==> flow/design.v <==
module flope #(
    parameter int Width = 1
)(
    input logic clk,
    input logic en,
    input logic[Width-1:0] d,
    output logic[Width-1:0] q
);
    always_ff @(posedge clk) begin
        if (en)
            q <= d; 
    end
endmodule
module floper #(
    parameter int Width = 1,
    parameter logic[Width-1:0] ResetValue = 0
)(
    input logic clk,
    input logic reset,
    input logic en,
    input logic[Width-1:0] d,
    output logic[Width-1:0] q
);
    always_ff @(posedge clk or posedge reset) begin
        if (reset)
            q <= ResetValue;
        else if (en)
            q <= d; 
    end
endmodule
module flopr #(
    parameter int Width = 1,
    parameter logic[Width-1:0] ResetValue = 0
)(
    input logic clk,
    input logic reset,
    input logic[Width-1:0] d,
    output logic[Width-1:0] q
);
    always_ff @(posedge clk or posedge reset) begin
        if (reset)
            q <= ResetValue;
        else
            q <= d; 
    end
endmodule
module mux2 #(
    parameter int Width = 1
)(
    input logic[Width-1:0] a0,
    input logic[Width-1:0] a1,
    input logic sel,
    output logic[Width-1:0] y
);
    assign y = sel ? a1 : a0;
endmodule
module mux4 #(
    parameter int Width = 1
)(
    input logic[Width-1:0] a0,
    input logic[Width-1:0] a1,
    input logic[Width-1:0] a2,
    input logic[Width-1:0] a3,
    input logic[1:0] sel,
    output logic[Width-1:0] y
);
    always_comb
        case (sel)
            2'h0: y = a0;
            2'h1: y = a1;
            2'h2: y = a2;
            2'h3: y = a3;
        endcase
endmodule
module controller(
    input logic[6:0] opcode,
    input logic[2:0] funct3,
    input logic funct75,
    output logic[1:0] rs_valid,
    output logic rd_valid,
    output logic[2:0] imm_sel,
    output logic[1:0] src_sel,
    output logic[3:0] alsu_func,
    output logic[1:0] exec_sel,
    output logic jump_d,
    output logic[2:0] flow_ctrl,
    output logic mem_write,
    output logic mem_read,
    output logic[2:0] mem_size,
    output logic system
);
    logic is_shift;
    logic[17:0] controls;
    assign is_shift = funct3[1:0] == 2'b01;
    assign mem_write = (opcode == 7'b01_000_11);
    assign mem_read = (opcode == 7'b00_000_11);
    assign mem_size = funct3;
    assign {rs_valid, rd_valid, imm_sel, src_sel, alsu_func, exec_sel, jump_d, flow_ctrl} = controls;
    always_comb begin
        system = 0;
        case (opcode)
            7'b00_100_11:
                if (is_shift) controls = {3'b01_1,  3'b000, 2'b10, {funct75, funct3},  2'b00, 4'b0000  };
                else          controls = {3'b01_1,  3'b000, 2'b10, {1'b0, funct3},   2'b00, 4'b0000  };
            7'b01_100_11:       controls = {3'b11_1, 3'b000, 2'b00, {funct75, funct3},  2'b00, 4'b0000  };
            7'b01_101_11:      controls = {3'b00_1,   3'b010, 2'b00,  4'b0000,    2'b01,  4'b0000  };
            7'b00_101_11:    controls = {3'b00_1,   3'b010, 2'b11, 4'b0000,  2'b00, 4'b0000  };
            7'b00_000_11:     controls = {3'b01_1,  3'b000, 2'b10, 4'b0000,  2'b00, 4'b0000  };
            7'b01_000_11:    controls = {3'b11_0,  3'b001, 2'b10, 4'b0000,  2'b00, 4'b0000  };
            7'b11_011_11:      controls = {3'b00_1,   3'b100, 2'b00,  4'b0000,    2'b10,  4'b1000 };
            7'b11_001_11:     controls = {3'b01_1,  3'b000, 2'b10, 4'b0000,  2'b10,  4'b0100 };
            7'b11_000_11:
                case (funct3)
                    3'b000:     controls = {3'b11_0,  3'b101, 2'b00, 4'b1000,  2'b00,    4'b0010 };
                    3'b001:     controls = {3'b11_0,  3'b101, 2'b00, 4'b1000,  2'b00,    4'b0011};
                    3'b100:     controls = {3'b11_0,  3'b101, 2'b00, 4'b0010,  2'b00,    4'b0011};
                    3'b101:     controls = {3'b11_0,  3'b101, 2'b00, 4'b0010,  2'b00,    4'b0010 };
                    3'b110:    controls = {3'b11_0,  3'b101, 2'b00, 4'b0011, 2'b00,    4'b0011};
                    3'b111:    controls = {3'b11_0,  3'b101, 2'b00, 4'b0011, 2'b00,    4'b0010 };
                    default:  controls = {3'b00_0,   3'b000, 2'b00,  4'b0000,    2'b00,    4'b0000  };
                endcase
            7'b00_011_11:     controls = {3'b00_0,   3'b000, 2'b00,  4'b0000,    2'b00,    4'b0000  };
            7'b11_100_11: begin
                system = 1;   controls = {3'b00_0,   3'b000, 2'b00,  4'b0000,    2'b00,    4'b0000  };
            end
            default: begin
                system = 1;   controls = {3'b00_0,   3'b000, 2'b00,  4'b0000,    2'b00,    4'b0000  };
            end
        endcase
    end
endmodule
module decode_stage(
    input logic clk,
    input logic halted,
    input logic[31:0] instr_d,
    input logic[31:0] pc_d,
    output logic[2:0] mem_size_d,
    output logic mem_write_d,
    output logic mem_read_d,
    output logic rd_valid_d,
    output logic[1:0] exec_sel_d,
    output logic[2:0] flow_ctrl_d,
    output logic[3:0] alsu_func_d,
    output logic[1:0] src_sel_d,
    output logic[3:0] fwd_sel_d,
    output logic[4:0] rd_d,
    output logic[31:0] reg_a_d,
    output logic[31:0] reg_b_d,
    output logic[31:0] imm_d,
    output logic[31:0] pc_imm_d,
    output logic jump_d,
    input logic[4:0] rd_w,
    input logic rd_valid_w,
    input logic[31:0] reg_d_w,
    input logic[4:0] rd_e,
    input logic rd_valid_e,
    input logic[4:0] rd_m,
    input logic rd_valid_m,
    input logic mem_read_e,
    output logic stall,
    input logic flush,
    output logic system
);
    logic[4:0] rs1;
    logic[4:0] rs2;
    logic[2:0] imm_sel;
    logic[1:0] rs_valid;
    logic mem_write_pre;
    logic mem_read_pre;
    logic rd_valid_pre;
    logic[2:0] flow_ctrl_pre;
    decomposer decomposer(instr_d, rd_d, rs1, rs2);
    reg_file reg_file(
        .clk(clk),
        .a1(rs1),
        .rd1(reg_a_d),
        .a2(rs2),
        .rd2(reg_b_d),
        .a3(rd_w),
        .wd3(reg_d_w),
        .we3(~halted & rd_valid_w)
    );
    imm_dec imm_dec(instr_d, imm_sel, imm_d);
    pc_imm_adder pc_imm_adder(pc_d, imm_d, pc_imm_d);
    logic system_pre;
    controller controller(
        .opcode(instr_d[6:0]),
        .funct3(instr_d[14:12]),
        .funct75(instr_d[30]),
        .rs_valid(rs_valid),
        .rd_valid(rd_valid_pre),
        .imm_sel(imm_sel),
        .src_sel(src_sel_d),
        .alsu_func(alsu_func_d),
        .exec_sel(exec_sel_d),
        .jump_d(jump_d),
        .flow_ctrl(flow_ctrl_pre),
        .mem_write(mem_write_pre),
        .mem_read(mem_read_pre),
        .mem_size(mem_size_d),
        .system(system_pre)
    );
    hazard_unit hazard_unit(
        .rs1(rs1),
        .rs2(rs2),
        .rs_valid(rs_valid),
        .rd_e(rd_e),
        .rd_valid_e(rd_valid_e),
        .rd_m(rd_m),
        .rd_valid_m(rd_valid_m),
        .mem_read_e(mem_read_e),
        .fwd_sel(fwd_sel_d),
        .stall(stall)
    );
    assign system = system_pre & ~flush;
    mux2 #(6) nop_mask(
        {mem_read_pre, mem_write_pre, rd_valid_pre, flow_ctrl_pre},
        6'd0,
        stall | flush,
        {mem_read_d, mem_write_d, rd_valid_d, flow_ctrl_d}
    );
endmodule
module decomposer(
    input logic[31:0] instr,
    output logic[4:0] rd,
    output logic[4:0] rs1,
    output logic[4:0] rs2
);
    assign rd = instr[11:7];
    assign rs1 = instr[19:15];
    assign rs2 = instr[24:20];
endmodule
module hazard_unit(
    input logic[4:0] rs1,
    input logic[4:0] rs2,
    input logic[1:0] rs_valid,
    input logic[4:0] rd_e,
    input logic rd_valid_e,
    input logic[4:0] rd_m,
    input logic rd_valid_m,
    input logic mem_read_e,
    output logic[3:0] fwd_sel,
    output logic stall
);
    always_comb begin
        fwd_sel = 4'b0000;
        stall = 1'b0;
        if (rd_valid_e & rd_e != 5'd0) begin
            fwd_sel[0] = rs_valid[0] & (rs1 == rd_e);
            fwd_sel[1] = rs_valid[1] & (rs2 == rd_e);
            stall = mem_read_e & (fwd_sel[0] | fwd_sel[1]);
        end
        if (rd_valid_m & rd_m != 5'd0) begin
            fwd_sel[2] = rs_valid[0] & (rs1 == rd_m);
            fwd_sel[3] = rs_valid[1] & (rs2 == rd_m);
        end
    end
endmodule
module imm_dec(
    input logic[31:0] instr,
    input logic[2:0] imm_sel,
    output logic[31:0] imm
);
    logic sign;
    assign sign = instr[31];
    always_comb
        case (imm_sel)
            3'b000: imm = { {20{sign}}, instr[31:20] };                                  
            3'b001: imm = { {20{sign}}, instr[31:25], instr[11:7] };                     
            3'b010: imm = { instr[31:12], 12'h0 };                                       
            3'b100: imm = { {12{sign}}, instr[19:12], instr[20], instr[30:21], 1'b0 };   
            3'b101: imm = { {20{sign}}, instr[7], instr[30:25], instr[11:8], 1'b0 };     
            default: imm = 32'h0;
        endcase
endmodule
module pc_imm_adder(
    input logic[31:0] pc,
    input logic[31:0] imm,
    output logic[31:0] pc_imm
);
    assign pc_imm = pc + imm;
endmodule
module reg_file(
    input logic clk,
    input logic[4:0] a1,
    output logic[31:0] rd1,
    input logic[4:0] a2,
    output logic[31:0] rd2,
    input logic[4:0] a3,
    input logic[31:0] wd3,
    input logic we3
);
    logic[31:0] regs[32];
    always_ff @(posedge clk) begin
        if (we3 && a3 != 5'h0)
            regs[a3] <= wd3;
    end
    assign rd1 = (a1 == 5'h0) ? 32'h0 : ((we3 && a1 == a3) ? wd3 : regs[a1]);
    assign rd2 = (a2 == 5'h0) ? 32'h0 : ((we3 && a2 == a3) ? wd3 : regs[a2]);
endmodule
module alsu(
    input logic[31:0] a,
    input logic[31:0] b,
    input logic[3:0] f,
    output logic[31:0] s,
    output logic zero
);
    logic sub_en;
    logic[31:0] bb, sum, xor_res, or_res, and_res, shift_res;
    logic an, bn, sn, slt;
    assign sub_en = f[3] | f[1];
    assign bb = {32{sub_en}} ^ b;
    assign sum = a + bb + sub_en;
    assign xor_res = a ^ b;
    assign or_res = a | b;
    assign and_res = a & b;
    assign an = a[31];
    assign bn = b[31];
    assign sn = sum[31];
    always_comb
        case ({an, bn})
            2'b00: slt = sn;
            2'b01: slt = f[0];
            2'b10: slt = ~f[0];
            2'b11: slt = sn;
        endcase
    shifter shifter(a, b[4:0], f[3:2], shift_res);    
    always_comb
        case (f[2:0])
            3'b000: s = sum;
            3'b001: s = shift_res;
            3'b010: s = {31'h0, slt};
            3'b011: s = {31'h0, slt};
            3'b100: s = xor_res;
            3'b101: s = shift_res;
            3'b110: s = or_res;
            3'b111: s = and_res;
        endcase
    assign zero = ~|s;
endmodule
module execute_stage(
    input logic[1:0] exec_sel_e,
    input logic[2:0] flow_ctrl_e,
    input logic[3:0] alsu_func_e,
    input logic[1:0] src_sel_e,
    input logic[3:0] fwd_sel_e,
    input logic[31:0] reg_a_e,
    input logic[31:0] reg_b_e,
    input logic[31:0] imm_e,
    input logic[31:0] pc_e,
    input logic[31:0] pc4_e,
    output logic[31:0] exec_res_e,
    output logic[31:0] fwd_b_e,
    output logic[1:0] pc_sel_e,
    output logic[31:0] alsu_res_e,
    input logic[31:0] exec_res_m,
    input logic[31:0] reg_d_w,
    output logic flush
);
    logic[31:0] fwd_a;
    logic[31:0] fwd_b;
    logic[31:0] src_a;
    logic[31:0] src_b;
    logic zero;
    fwd_mux fwd_mux(reg_a_e, reg_b_e, exec_res_m, reg_d_w, fwd_sel_e, fwd_a, fwd_b);
    src_mux src_mux(fwd_a, fwd_b, pc_e, imm_e, src_sel_e, src_a, src_b);
    assign fwd_b_e = fwd_b;
    alsu alsu(src_a, src_b, alsu_func_e, alsu_res_e, zero);
    flow_control flow_control(zero, flow_ctrl_e, pc_sel_e, flush);
    mux4 #(32) exec_mux(alsu_res_e, imm_e, pc4_e, pc4_e, exec_sel_e, exec_res_e);
endmodule
module flow_control(
    input logic zero,
    input logic[2:0] flow_ctrl,
    output logic[1:0] pc_sel_e,
    output logic flush
);
    logic branch_cond, branch_taken;
    assign branch_cond = zero ^ flow_ctrl[0];
    assign branch_taken = branch_cond & flow_ctrl[1];
    assign pc_sel_e = {flow_ctrl[2], branch_taken};
    assign flush = branch_taken | flow_ctrl[2];
endmodule
module fwd_mux(
    input logic[31:0] reg_a,
    input logic[31:0] reg_b,
    input logic[31:0] exec_res_m,
    input logic[31:0] reg_d_w,
    input logic[3:0] fwd_sel,
    output logic[31:0] fwd_a,
    output logic[31:0] fwd_b
);
    assign fwd_a = fwd_sel[0] ? exec_res_m : (fwd_sel[2] ? reg_d_w : reg_a);
    assign fwd_b = fwd_sel[1] ? exec_res_m : (fwd_sel[3] ? reg_d_w : reg_b);
endmodule
module shifter (
    input logic[31:0] a,
    input logic[4:0] shamt,
    input logic[1:0] f,
    output logic[31:0] y
);
    logic[63:0] bc;
    logic[4:0] k;
    logic[47:0] d4;
    logic[39:0] d3;
    logic[35:0] d2;
    logic[33:0] d1;
    logic[32:0] d0;
    always_comb
        case (f)
            2'b00: bc = {a, 32'h0};
            2'b01: bc = {32'h0, a};
            2'b10: bc = {a, 32'h0};
            2'b11: bc = {{32{a[31]}}, a};
        endcase
    assign k = {5{~f[0]}} ^ shamt;
    assign d4 = k[4] ? bc[63:16] : bc[47:0];
    assign d3 = k[3] ? d4[47:8] : d4[39:0];
    assign d2 = k[2] ? d3[39:4] : d3[35:0];
    assign d1 = k[1] ? d2[35:2] : d2[33:0];
    assign d0 = k[0] ? d1[33:1] : d1[32:0];
    assign y = f[0] ? d0[31:0] : d0[32:1];
endmodule
module src_mux(
    input logic[31:0] fwd_a,
    input logic[31:0] fwd_b,
    input logic[31:0] pc,
    input logic[31:0] imm,
    input logic[1:0] src_sel,
    output logic[31:0] src_a,
    output logic[31:0] src_b
);
    assign src_a = src_sel[0] ? pc : fwd_a;
    assign src_b = src_sel[1] ? imm : fwd_b;
endmodule
module fetch_stage #(
    parameter logic[31:0] BootVector = 32'h0000_0000
)(
    input logic clk,
    input logic reset,
    input logic halted,
    output logic[31:0] i_addr,
    input logic[31:0] i_data,
    output logic[31:0] instr_f,
    output logic[31:0] pc_f,
    output logic[31:0] pc4_f,
    input logic[31:0] pc_imm_d,
    input logic[31:0] pc_imm_e,
    input logic[31:0] alsu_res_e,
    input logic jump_d,
    input logic[1:0] pc_sel_e,
    input logic stall,
    input logic flush,
    output logic misaligned_pc
);
    logic[31:0] pc1;
    logic[31:0] pc2;
    logic[31:0] pc3;
    floper #(32, BootVector) pc_reg(clk, reset, ~halted & ~stall, pc1, pc_f);
    pc4_adder pc4_adder(pc_f, pc4_f);
    mux2 #(32) pc_mux_d(pc4_f, pc_imm_d, jump_d, pc3);
    mux4 #(32) pc_mux_e(pc3, pc_imm_e, alsu_res_e, alsu_res_e, pc_sel_e, pc2);
    pc_mask pc_mask(pc2, pc1, misaligned_pc);
    assign i_addr = pc_f;
    mux2 #(32) instr_mux(i_data, 32'b000000000000_00000_000_00000_0010011, flush | jump_d, instr_f);
endmodule
module pc4_adder(
    input logic[31:0] pc,
    output logic[31:0] pc4
);
    assign pc4 = pc + 4;
endmodule
module pc_mask(
    input logic[31:0] pc2,
    output logic[31:0] pc1,
    output logic misaligned_pc
);
    assign pc1 = {pc2[31:2], 2'b0};
    assign misaligned_pc = pc2[1];
endmodule
module halt_ctrl(
    input logic clk,
    input logic reset,
    input logic system,
    input logic misaligned_pc,
    input logic misaligned_addr,
    input logic unhalt,
    output logic halted
);
    logic halt_set;
    always_ff @(posedge clk or posedge reset) begin
        if (reset)
            halted <= 0;
        else begin
            if (unhalt)
                halted <= 0;
            else if (halt_set)
                halted <= 1;
        end
    end
    assign halt_set = system | misaligned_pc | misaligned_addr;
endmodule
module addr_dec(
    input logic[31:0] addr,
    output logic[1:0] byte_offset,
    output logic[31:0] word_addr
);
    assign byte_offset = addr[1:0];
    assign word_addr = {addr[31:2], 2'b00};
endmodule
module dmem_ctrl(
    input logic[31:0] a,
    input logic[31:0] wd,
    output logic[31:0] rd,
    input logic mem_write,
    input logic[2:0] mem_size,
    output logic[31:0] d_addr,
    output logic[31:0] d_wdata,
    output logic[3:0] d_wstrb,
    input logic[31:0] d_rdata,
    output logic misaligned_addr
);
    logic[1:0] byte_offset;
    logic[3:0] lanes;
    addr_dec addr_dec(a, byte_offset, d_addr);
    lane_dec lane_dec(byte_offset, mem_size, lanes);
    write_shifter write_shifter(wd, lanes, d_wdata);
    read_shifter read_shifter(d_rdata, lanes, mem_size[2], rd);
    assign d_wstrb = lanes & {4{mem_write}};
    assign misaligned_addr = (lanes == 4'h0);
endmodule
module lane_dec(
    input logic[1:0] byte_offset,
    input logic[2:0] mem_size,
    output logic[3:0] lanes
);
    always_comb begin
        case (mem_size[1:0])
            2'b00:
                case (byte_offset)
                    2'h0: lanes = 4'b0001;
                    2'h1: lanes = 4'b0010;
                    2'h2: lanes = 4'b0100;
                    2'h3: lanes = 4'b1000;
                endcase
            2'b01:
                case (byte_offset)
                    2'h0: lanes = 4'b0011;
                    2'h2: lanes = 4'b1100;
                    default: lanes = 4'b0000;
                endcase
            2'b10:
                lanes = (byte_offset == 2'h0) ? 4'b1111 : 4'b0000;
            default: lanes = 4'b0000;
        endcase
    end
endmodule
module memory_stage(
    input logic halted,
    output logic[31:0] d_addr,
    output logic[31:0] d_wdata,
    output logic[3:0] d_wstrb,
    input logic[31:0] d_rdata,
    input logic[2:0] mem_size_m,
    input logic mem_write_m,
    input logic mem_read_m,
    input logic[31:0] exec_res_m,
    input logic[31:0] fwd_b_m,
    output logic[31:0] reg_d_m,
    output logic misaligned_addr
);
    logic[31:0] mem_res;
    logic mem_op_m;
    logic misaligned_addr_pre;
    dmem_ctrl dmem_ctrl(
        .a(exec_res_m),
        .wd(fwd_b_m),
        .rd(mem_res),
        .mem_write(~halted & mem_write_m),
        .mem_size(mem_size_m),
        .d_addr(d_addr),
        .d_wdata(d_wdata),
        .d_wstrb(d_wstrb),
        .d_rdata(d_rdata),
        .misaligned_addr(misaligned_addr_pre)
    );
    mux2 #(32) mem_mux(exec_res_m, mem_res, mem_read_m, reg_d_m);
    assign mem_op_m = mem_read_m | mem_write_m;
    assign misaligned_addr = misaligned_addr_pre & mem_op_m;
endmodule
module read_shifter(
    input logic[31:0] rdata,
    input logic[3:0] lanes,
    input logic zeroext,
    output logic[31:0] rd
);
    always_comb
        case (lanes)
            4'b0001: rd = zeroext ? {24'h0, rdata[7:0]}   : {{24{rdata[7]}},  rdata[7:0]};
            4'b0010: rd = zeroext ? {24'h0, rdata[15:8]}  : {{24{rdata[15]}}, rdata[15:8]};
            4'b0100: rd = zeroext ? {24'h0, rdata[23:16]} : {{24{rdata[23]}}, rdata[23:16]};
            4'b1000: rd = zeroext ? {24'h0, rdata[31:24]} : {{24{rdata[31]}}, rdata[31:24]};
            4'b0011: rd = zeroext ? {16'h0, rdata[15:0]}  : {{16{rdata[15]}}, rdata[15:0]};
            4'b1100: rd = zeroext ? {16'h0, rdata[31:16]} : {{16{rdata[31]}}, rdata[31:16]};
            4'b1111: rd = rdata;
            default: rd = 32'h0;
        endcase
endmodule
module write_shifter(
    input logic[31:0] wd,
    input logic[3:0] lanes,
    output logic[31:0] wdata
);
    always_comb
        casez (lanes)
            4'b??10: wdata = { wd[31:16], wd[7:0], wd[7:0] };
            4'b?100: wdata = { wd[15:0], wd[15:0] };
            4'b1000: wdata = { wd[7:0], wd[23:0] };
            default: wdata = wd;
        endcase
endmodule
module de_reg(
    input logic clk,
    input logic reset,
    input logic halted,
    input logic[2:0] mem_size_d,
    input logic mem_write_d,
    input logic mem_read_d,
    input logic rd_valid_d,
    input logic[1:0] exec_sel_d,
    input logic[2:0] flow_ctrl_d,
    input logic[3:0] alsu_func_d,
    input logic[1:0] src_sel_d,
    input logic[3:0] fwd_sel_d,
    input logic[4:0] rd_d,
    input logic[31:0] reg_a_d,
    input logic[31:0] reg_b_d,
    input logic[31:0] imm_d,
    input logic[31:0] pc_imm_d,
    input logic[31:0] pc_d,
    input logic[31:0] pc4_d,
    output logic[2:0] mem_size_e,
    output logic mem_write_e,
    output logic mem_read_e,
    output logic rd_valid_e,
    output logic[1:0] exec_sel_e,
    output logic[2:0] flow_ctrl_e,
    output logic[3:0] alsu_func_e,
    output logic[1:0] src_sel_e,
    output logic[3:0] fwd_sel_e,
    output logic[4:0] rd_e,
    output logic[31:0] reg_a_e,
    output logic[31:0] reg_b_e,
    output logic[31:0] imm_e,
    output logic[31:0] pc_imm_e,
    output logic[31:0] pc_e,
    output logic[31:0] pc4_e
);
    floper #(6) floper(
        clk, reset, ~halted,
        {mem_read_d, mem_write_d, rd_valid_d, flow_ctrl_d},
        {mem_read_e, mem_write_e, rd_valid_e, flow_ctrl_e}
    );
    flope #(212) flope(
        clk, ~halted,
        {mem_size_d, exec_sel_d, alsu_func_d, src_sel_d, fwd_sel_d, rd_d, reg_a_d, reg_b_d, imm_d, pc_imm_d, pc_d, pc4_d},
        {mem_size_e, exec_sel_e, alsu_func_e, src_sel_e, fwd_sel_e, rd_e, reg_a_e, reg_b_e, imm_e, pc_imm_e, pc_e, pc4_e}
    );
endmodule
module em_reg(
    input logic clk,
    input logic reset,
    input logic halted,
    input logic[2:0] mem_size_e,
    input logic mem_write_e,
    input logic mem_read_e,
    input logic rd_valid_e,
    input logic[4:0] rd_e,
    input logic[31:0] exec_res_e,
    input logic[31:0] fwd_b_e,
    output logic[2:0] mem_size_m,
    output logic mem_write_m,
    output logic mem_read_m,
    output logic rd_valid_m,
    output logic[4:0] rd_m,
    output logic[31:0] exec_res_m,
    output logic[31:0] fwd_b_m
);
    floper #(3) floper(
        clk, reset, ~halted,
        {mem_read_e, mem_write_e, rd_valid_e},
        {mem_read_m, mem_write_m, rd_valid_m}
    );
    flope #(72) flope(
        clk, ~halted,
        {mem_size_e, rd_e, exec_res_e, fwd_b_e},
        {mem_size_m, rd_m, exec_res_m, fwd_b_m}
    );
endmodule
module fd_reg(
    input logic clk,
    input logic reset,
    input logic halted,
    input logic stall,
    input logic[31:0] instr_f,
    input logic[31:0] pc_f,
    input logic[31:0] pc4_f,
    output logic[31:0] instr_d,
    output logic[31:0] pc_d,
    output logic[31:0] pc4_d
);
    floper #(32,32'b000000000000_00000_000_00000_0010011) floper(
        clk, reset, ~halted & ~stall,
        instr_f,
        instr_d
    );
    flope #(64) flope(
        clk, ~halted & ~stall,
        {pc_f, pc4_f},
        {pc_d, pc4_d}
    );
endmodule
module mw_reg(
    input logic clk,
    input logic reset,
    input logic halted,
    input logic rd_valid_m,
    input logic[4:0] rd_m,
    input logic[31:0] reg_d_m,
    output logic rd_valid_w,
    output logic[4:0] rd_w,
    output logic[31:0] reg_d_w
);
    floper #(1) floper(
        clk, reset, ~halted,
        rd_valid_m,
        rd_valid_w
    );
    flope #(37) flope(
        clk, ~halted,
        {rd_m, reg_d_m},
        {rd_w, reg_d_w}
    );
endmodule
module riscv #(
    parameter logic[31:0] BootVector = 32'h0000_0000
)(
    input logic clk,
    input logic reset,
    output logic halted,
    input logic unhalt,
    output logic[31:0] i_addr,
    input logic[31:0] i_data,
    output logic[31:0] d_addr,
    output logic[31:0] d_wdata,
    output logic[3:0] d_wstrb,
    input logic[31:0] d_rdata
);
    logic[31:0] instr_f;
    logic[31:0] pc_f;
    logic[31:0] pc4_f;
    logic[31:0] instr_d;
    logic[31:0] pc_d;
    logic[31:0] pc4_d;
    logic[2:0] mem_size_d;
    logic mem_write_d;
    logic mem_read_d;
    logic rd_valid_d;
    logic[1:0] exec_sel_d;
    logic[2:0] flow_ctrl_d;
    logic[3:0] alsu_func_d;
    logic[1:0] src_sel_d;
    logic[3:0] fwd_sel_d;
    logic[4:0] rd_d;
    logic[31:0] reg_a_d;
    logic[31:0] reg_b_d;
    logic[31:0] imm_d;
    logic[31:0] pc_imm_d;
    logic jump_d;
    logic[2:0] mem_size_e;
    logic mem_write_e;
    logic mem_read_e;
    logic rd_valid_e;
    logic[1:0] exec_sel_e;
    logic[2:0] flow_ctrl_e;
    logic[3:0] alsu_func_e;
    logic[1:0] src_sel_e;
    logic[3:0] fwd_sel_e;
    logic[4:0] rd_e;
    logic[31:0] reg_a_e;
    logic[31:0] reg_b_e;
    logic[31:0] imm_e;
    logic[31:0] pc_imm_e;
    logic[31:0] pc_e;
    logic[31:0] pc4_e;
    logic[31:0] exec_res_e;
    logic[31:0] fwd_b_e;
    logic[1:0] pc_sel_e;
    logic[31:0] alsu_res_e;
    logic[2:0] mem_size_m;
    logic mem_write_m;
    logic mem_read_m;
    logic rd_valid_m;
    logic[4:0] rd_m;
    logic[31:0] exec_res_m;
    logic[31:0] fwd_b_m;
    logic[31:0] reg_d_m;
    logic rd_valid_w;
    logic[4:0] rd_w;
    logic[31:0] reg_d_w;
    logic stall;
    logic flush;
    logic system;
    logic misaligned_pc;
    logic misaligned_addr;
    fetch_stage fetch(.*);
    fd_reg fd_reg(.*);
    decode_stage decode(.*);
    de_reg de_reg(.*);
    execute_stage execute(.*);
    em_reg em_reg(.*);
    memory_stage memory(.*);
    mw_reg mw_reg(.*);
    halt_ctrl halt_ctrl(.*);
endmodule
### Step by step through the tools: riscv

Tool output for the design above, in the order of the flow.
Lines are those of the file above, counted from 1.
Cell names lack the library's common part.
The mark n/a stands for no value.

| inputs | value |
|---|---|
| top | riscv |
| clock input | clk |
| cell library | sky130hd |
| library corner | tt_025C_1v80 |

### Word level

Source: Yosys, flattened and elaborated, memories not mapped. Widths are those after wreduce. Registers that Yosys merges into a memory's read port (data or address) are not register bits. Print and check cells do not count.
Yosys's memory passes give these memory sizes; they may raise the number of words (mostly to a power of two), join words into wider ones and drop unused or constant bits.

| operators by class | value |
|---|---|
| bitwise operators | 33 |
| reductions and logical operators | 28 |
| $add $sub $neg | 4 |
| mux-type cells | 44 |
| equality and inequality tests | 57 |

Operator list:

| cell | count |
|---|---|
| two-way mux 32 bit | 17 |
| case mux 32 bit (select 3 bit) | 3 |
| case mux 32 bit (select 7 bit) | 1 |
| case mux 64 bit (select 3 bit) | 1 |
| case mux 32 bit (select 6 bit) | 1 |
| case mux 18 bit (select 9 bit) | 1 |
| case mux 32 bit (select 5 bit) | 1 |
| case mux 18 bit (select 6 bit) | 1 |
| adder 32 bit | 2 |
| bitwise XOR 32 bit | 2 |
| two-way mux 48 bit | 1 |
| two-way mux 40 bit | 1 |
| two-way mux 36 bit | 1 |
| two-way mux 34 bit | 1 |
| equality test 3 bit with constant B | 11 |
| two-way mux 33 bit | 1 |
| adder 32 x 1 -> 32 bit | 1 |
| adder 32 x 3 -> 32 bit with constant B | 1 |
| bitwise AND 32 bit | 1 |
| OR 32 bit | 1 |
| OR reduction 32 bit | 1 |
| equality test 2 bit with constant B | 12 |
| equality test 7 x 6 -> 1 bit with constant B | 3 |
| equality test 7 bit with constant B | 3 |
| equality test 5 bit | 4 |
| case mux 4 bit (select 4 bit) | 1 |
| nonzero test 5 bit | 3 |
| equality test 2 x 1 -> 1 bit with constant B | 7 |

Other operator kinds: 32; their cells: 82.

| bit counts | value |
|---|---|
| word width x clocked read ports | 64 |
| cells after elaboration | 179 |
| memory bits (writable) | 1024 |
| input port bits | 67 |
| memories | 1 |
| register bits | 390 |
| output and inout port bits | 101 |

Memory list:

| name | words | width | rd ports | write ports | RTL line | text |
|---|---|---|---|---|---|---|
| decode.reg_file.regs | 32 | 32 | 2 | 1 | 293 | `logic[31:0] regs[32];` |

### Depth

Longest topological path by Yosys (ltp), each cell counted once; first at word level (registers and memories cut), then after technology mapping (sequential cells cut; the memories' decode and read muxes count).

| logic depth | value |
|---|---|
| word-level depth | 22 |
| ABC_AREA | 0 |
| mapped depth | 29 |
| gate-level depth less buffers | 26 |

### Netlist

Yosys stat after the flow's synthesis: flattened, memories mapped to cells. It holds for the ABC_AREA given above (unset counts as 0); a run with the other value may have another netlist.
The area totals of this step are shown rounded.

| mapped netlist | value |
|---|---|
| chip area (Yosys) | 78200 sq um |
| flip-flop cells | 1472 |
| cell count | 5268 |
| buffers | 457 |
| area of sequential cells | 43800 sq um |

Cell types:

| cell | count | area in all (sq um) |
|---|---|---|
| edfxtp_1 | 1399 | 4.2E+04 |
| mux4_2 | 642 | 1.45E+04 |
| dfrtp_1 | 70 | 1751.68 |
| mux2i_1 | 174 | 1741.67 |
| ha_1 | 126 | 1.58E+03 |
| nor2_1 | 398 | 1.49E+03 |
| a21oi_1 | 252 | 1261.21 |
| clkbuf_1 | 249 | 934.646 |
| nand2_1 | 244 | 915.878 |
| o21ai_0 | 180 | 900.864 |
| xnor2_1 | 96 | 840.806 |
| mux2_2 | 62 | 698.17 |
| a211oi_1 | 89 | 668.141 |
| buf_4 | 84 | 630.605 |
| inv_1 | 125 | 469.2 |
| xor2_1 | 44 | 385.37 |
| nor3_1 | 76 | 380.365 |
| nand2b_1 | 57 | 356.592 |

Not listed: further types 93, cells in them 901.
The figures by module come from a second, unflattened synthesis with its own total; it is not the netlist above.

| second synthesis, totals | value |
|---|---|
| cells (unflattened synthesis) | 5646 |
| area (unflattened synthesis) | 83100 sq um |

Rows give one instance, submodules left out.

Modules:

| module | cells | times used | area (sq um) | seq. area (sq um) |
|---|---|---|---|---|
| reg_file | 2520 | 1 | 47900 | 30700 |
| flope (Width=212) | 212 | 1 | 6370 | 6370 |
| alsu | 684 | 1 | 4620 | 0.0 |
| shifter | 612 | 1 | 4290 | 0.0 |
| flope (Width=72) | 72 | 1 | 2160 | 2160 |
| flope (Width=64) | 64 | 1 | 1920 | 1920 |
| pc_imm_adder | 232 | 1 | 1720 | 0.0 |
| mux2 (Width=32) | 36 | 3 | 544 | 0.0 |
| mux4 (Width=32) | 39 | 2 | 815 | 0.0 |
| fwd_mux | 214 | 1 | 1430 | 0.0 |
| floper | 69 | 1 | 1350 | 805 |
| floper | 69 | 1 | 1350 | 801 |
| flope (Width=37) | 37 | 1 | 1110 | 1110 |
| src_mux | 72 | 1 | 1090 | 0.0 |

Modules not listed: 26.

### Timing after synthesis

OpenSTA on the mapped netlist: ideal clock, no wires. The path of least setup slack (recovery checks aside). Input and output delay are each 20% of the period. Register names are those of the netlist, which keeps one name where synthesis merged equal registers.

| timing path after synthesis | value |
|---|---|
| path type | register to register |
| start point | register halt_ctrl.halted |
| end point | register fd_reg.floper.q[10] |
| clock period | 10000 ps |
| required time | 9879 ps |
| buffers on the path | 2 |
| slack | -2035 ps |
| stages on the path | 9 |
| time at the first pin | 0 ps |
| data arrival time | 11914 ps |
| library setup time | 121 ps |
| delay of the path | 12035 ps |
| synthesis period reached | 12035 ps |

"delay of the path" = arrival - input delay + setup time.
"stages on the path": output pins that drive a net of the path, with the launching flip-flop's if there is one; two outputs of one cell count as two.
"synthesis period reached" is the clock period less the worst setup slack; recovery checks do not enter. This is arithmetic on one report: input and output delays are still those of the set period (20% each).
The rows between start and end are the longest chain of elaborated cells between them; the timing report does not say that the signal goes this way. Where chains are equally long, one stands for them.
Each line given opens the expression or statement behind the cell; cells for indexed reads and writes are added by Yosys, which also makes memories of some case tables.
At most two assigning lines are given for a register; there are more.

| between the ends, after synthesis | value |
|---|---|
| cell sequence | dfrtp_1 clkinv_1 o31ai_1 clkinv_1 nand2_1 nor3_2 buf_6 buf_6 a22o_1 |
| length of the longest elaborated chain | 2 |
| elaborated cells between the ends (all ways) | 2 |
| those cells by class | 2 x logic |

Ends and longest elaborated chain, after synthesis:

| what | RTL line | text |
|---|---|---|
| from (decl) | 488 | `output logic halted` |
| from (assign) | 493 | `halted <= 0;` |
| from (assign) | 496 | `halted <= 0;` |
| NOT 1 bit | 713 | `clk, reset, ~halted & ~stall,` |
| bitwise AND 1 bit | 713 |  |
| to (assign) | 26 | `q <= ResetValue;` |
| to (assign) | 28 | `q <= d;` |
| to (decl) | 22 | `output logic[Width-1:0] q` |

Some nets on the timed path still bear RTL names; the line given drives or declares the net.

Nets with RTL names, path after synthesis:

| signal | RTL line | text |
|---|---|---|
| fd_reg.flope.en | 718 | `clk, ~halted & ~stall,` |

### Timing after layout

Path of least setup slack in the final report of entry A (OpenROAD, finished layout, wires in). Where an end is a register, its clock arrival counts in the times.
The path's times are printed in steps of 10 ps; the period is the one set.

| timing path post-layout | value |
|---|---|
| path type | register to register |
| start point | register de_reg.flope.q[205] |
| end point | register fetch.pc_reg.q[2] |
| slack | 300 ps |
| clock period | 7000 ps |
| library setup time | 100 ps |
| stages on the path | 25 |
| buffers on the path | 12 |
| data arrival time | 7360 ps |
| required time | 7660 ps |
| time at the first pin | 740 ps |

The rows between start and end are the longest chain of elaborated cells between them; the timing report does not say that the signal goes this way. Where chains are equally long, one stands for them.

| between the ends, post-layout | value |
|---|---|
| cell sequence | edfxtp_1 buf_2 inv_1 buf_2 buf_2 clkbuf_1 clkbuf_2 clkbuf_2 clkbuf_1 o21ai_0 o22ai_1 o21ai_0 o211ai_1 nor4b_4 nand4_1 nor4_4 buf_4 buf_4 buf_4 nand3_1 o21a_1 clkbuf_4 buf_8 nor3_1 o31ai_1 |
| length of the longest elaborated chain | 17 |
| elaborated cells between the ends (all ways) | 35 |
| source lines of those cells | 13 |
| those cells by class | 13 x eq/ne; 9 x mux; 4 x logic; 9 x reduce/logical |

Ends and longest elaborated chain, post-layout:

| what | RTL line | text |
|---|---|---|
| from (decl) | 7 | `output logic[Width-1:0] q` |
| from (assign) | 11 | `q <= d;` |
| logical NOT 2 bit | 410 | `case (f)` |
| OR reduction 2 bit | n/a |  |
| case mux 64 bit (select 3 bit) | 410 |  |
| two-way mux 48 bit | 417 | `assign d4 = k[4] ? bc[63:16] : bc[47:0];` |
| two-way mux 40 bit | 418 | `assign d3 = k[3] ? d4[47:8] : d4[39:0];` |
| two-way mux 36 bit | 419 | `assign d2 = k[2] ? d3[39:4] : d3[35:0];` |
| two-way mux 34 bit | 420 | `assign d1 = k[1] ? d2[35:2] : d2[33:0];` |
| [3 not listed] | n/a |  |
| OR reduction 32 bit | 339 | `assign zero = ~\|s;` |
| logical NOT 1 bit | 339 |  |
| bitwise XOR 1 bit | 379 | `assign branch_cond = zero ^ flow_ctrl[0];` |
| bitwise AND 1 bit | 380 | `assign branch_taken = branch_cond & flow_ctrl[1];` |
| equality test 2 bit | 68 | `case (sel)` |
| OR reduction 2 bit | n/a |  |
| case mux 32 bit (select 3 bit) | 68 |  |
| to (assign) | 26 | `q <= ResetValue;` |
| to (assign) | 28 | `q <= d;` |
| to (decl) | 22 | `output logic[Width-1:0] q` |

## Implementation results

Flow measurements of riscv on sky130hd: 4 stored runs with different settings, listed in no order. Input and output delays are each 20% of the period that was set; the output load is 0.01 pF.
"achieved clock period" is the run's clock period less its worst setup slack. It is reckoned from that one timing run; input and output delays stay at 20% of the period that was set.
"time of the worst setup path" means the part of the period allowed to the worst setup path (the constraints hold back 20% at inputs and 20% at outputs) less its slack; where the path has registers, the arrival times of their clocks count too.
"total power after layout": no workload was simulated; the value follows from the tool's default switching activity.
"time of the worst setup path" is known to 10 ps.
Results are given in rounded form.

#### Entry A

| setting | value |
|---|---|
| CAP_MARGIN | `25` |
| CELL_PAD_IN_SITES_DETAIL_PLACEMENT | `2` |
| CELL_PAD_IN_SITES_GLOBAL_PLACEMENT | `0` |
| CORE_MARGIN | `3` |
| CORE_UTILIZATION | `19` |
| CTS_CLUSTER_DIAMETER | `60` |
| CTS_CLUSTER_SIZE | `82` |
| GPL_ROUTABILITY_DRIVEN | `0` |
| GPL_TIMING_DRIVEN | `0` |
| HOLD_SLACK_MARGIN | `0.07` |
| MAX_ROUTING_LAYER | `met4` |
| MIN_ROUTING_LAYER | `met1` |
| PLACE_DENSITY | `0.44` |
| SETUP_SLACK_MARGIN | `1.96` |
| SLEW_MARGIN | `25` |
| TNS_END_PERCENT | `15` |
| period_ns | `7.0` |

| result | value |
|---|---|
| sum of negative setup slack | 0 ps |
| utilization of the finished layout | 23.6 % |
| worst setup slack after layout | 300 ps |
| standard-cell area after layout | 96600 sq um |
| time of the worst setup path | 6700 ps |
| critical path type | register to register |
| full die area | 420000 sq um |
| total power after layout | 0.0291 W |
| achieved clock period | 6700 ps |
| cell area after synthesis | 78200 sq um |
| smallest hold slack | 408 ps |

#### Entry B

| setting | value |
|---|---|
| CAP_MARGIN | `35` |
| CELL_PAD_IN_SITES_DETAIL_PLACEMENT | `2` |
| CELL_PAD_IN_SITES_GLOBAL_PLACEMENT | `0` |
| CORE_MARGIN | `3` |
| CORE_UTILIZATION | `50` |
| CTS_CLUSTER_DIAMETER | `60` |
| CTS_CLUSTER_SIZE | `82` |
| GPL_ROUTABILITY_DRIVEN | `0` |
| GPL_TIMING_DRIVEN | `0` |
| HOLD_SLACK_MARGIN | `0.07` |
| MAX_ROUTING_LAYER | `met4` |
| MIN_ROUTING_LAYER | `met1` |
| PLACE_DENSITY | `0.44` |
| SETUP_SLACK_MARGIN | `1.34` |
| SLEW_MARGIN | `25` |
| TNS_END_PERCENT | `15` |
| period_ns | `7.0` |

Not finished: routing ended with error GRT-0232.

#### Entry C

| setting | value |
|---|---|
| period_ns | `7.21` |
| CAP_MARGIN | `20` |
| CORE_MARGIN | `2` |
| CORE_UTILIZATION | `40` |
| SLEW_MARGIN | `20` |

| result | value |
|---|---|
| sum of negative setup slack | 0 ps |
| utilization of the finished layout | 45.5 % |
| worst setup slack after layout | 314 ps |
| standard-cell area after layout | 88600 sq um |
| time of the worst setup path | 6900 ps |
| critical path type | register to register |
| full die area | 199000 sq um |
| total power after layout | 0.0276 W |
| achieved clock period | 6896 ps |
| cell area after synthesis | 78200 sq um |
| smallest hold slack | 405 ps |

#### Entry D

| setting | value |
|---|---|
| CELL_PAD_IN_SITES_GLOBAL_PLACEMENT | `3` |
| CORE_MARGIN | `10` |
| CORE_UTILIZATION | `32` |
| GPL_TIMING_DRIVEN | `0` |
| MAX_ROUTING_LAYER | `met4` |
| period_ns | `7.5` |
| CAP_MARGIN | `20` |
| SLEW_MARGIN | `20` |

| result | value |
|---|---|
| sum of negative setup slack | 0 ps |
| utilization of the finished layout | 38.5 % |
| worst setup slack after layout | 152 ps |
| standard-cell area after layout | 93500 sq um |
| time of the worst setup path | 7350 ps |
| critical path type | register to register |
| full die area | 265000 sq um |
| total power after layout | 0.0283 W |
| achieved clock period | 7348 ps |
| cell area after synthesis | 78200 sq um |
| smallest hold slack | 401 ps |
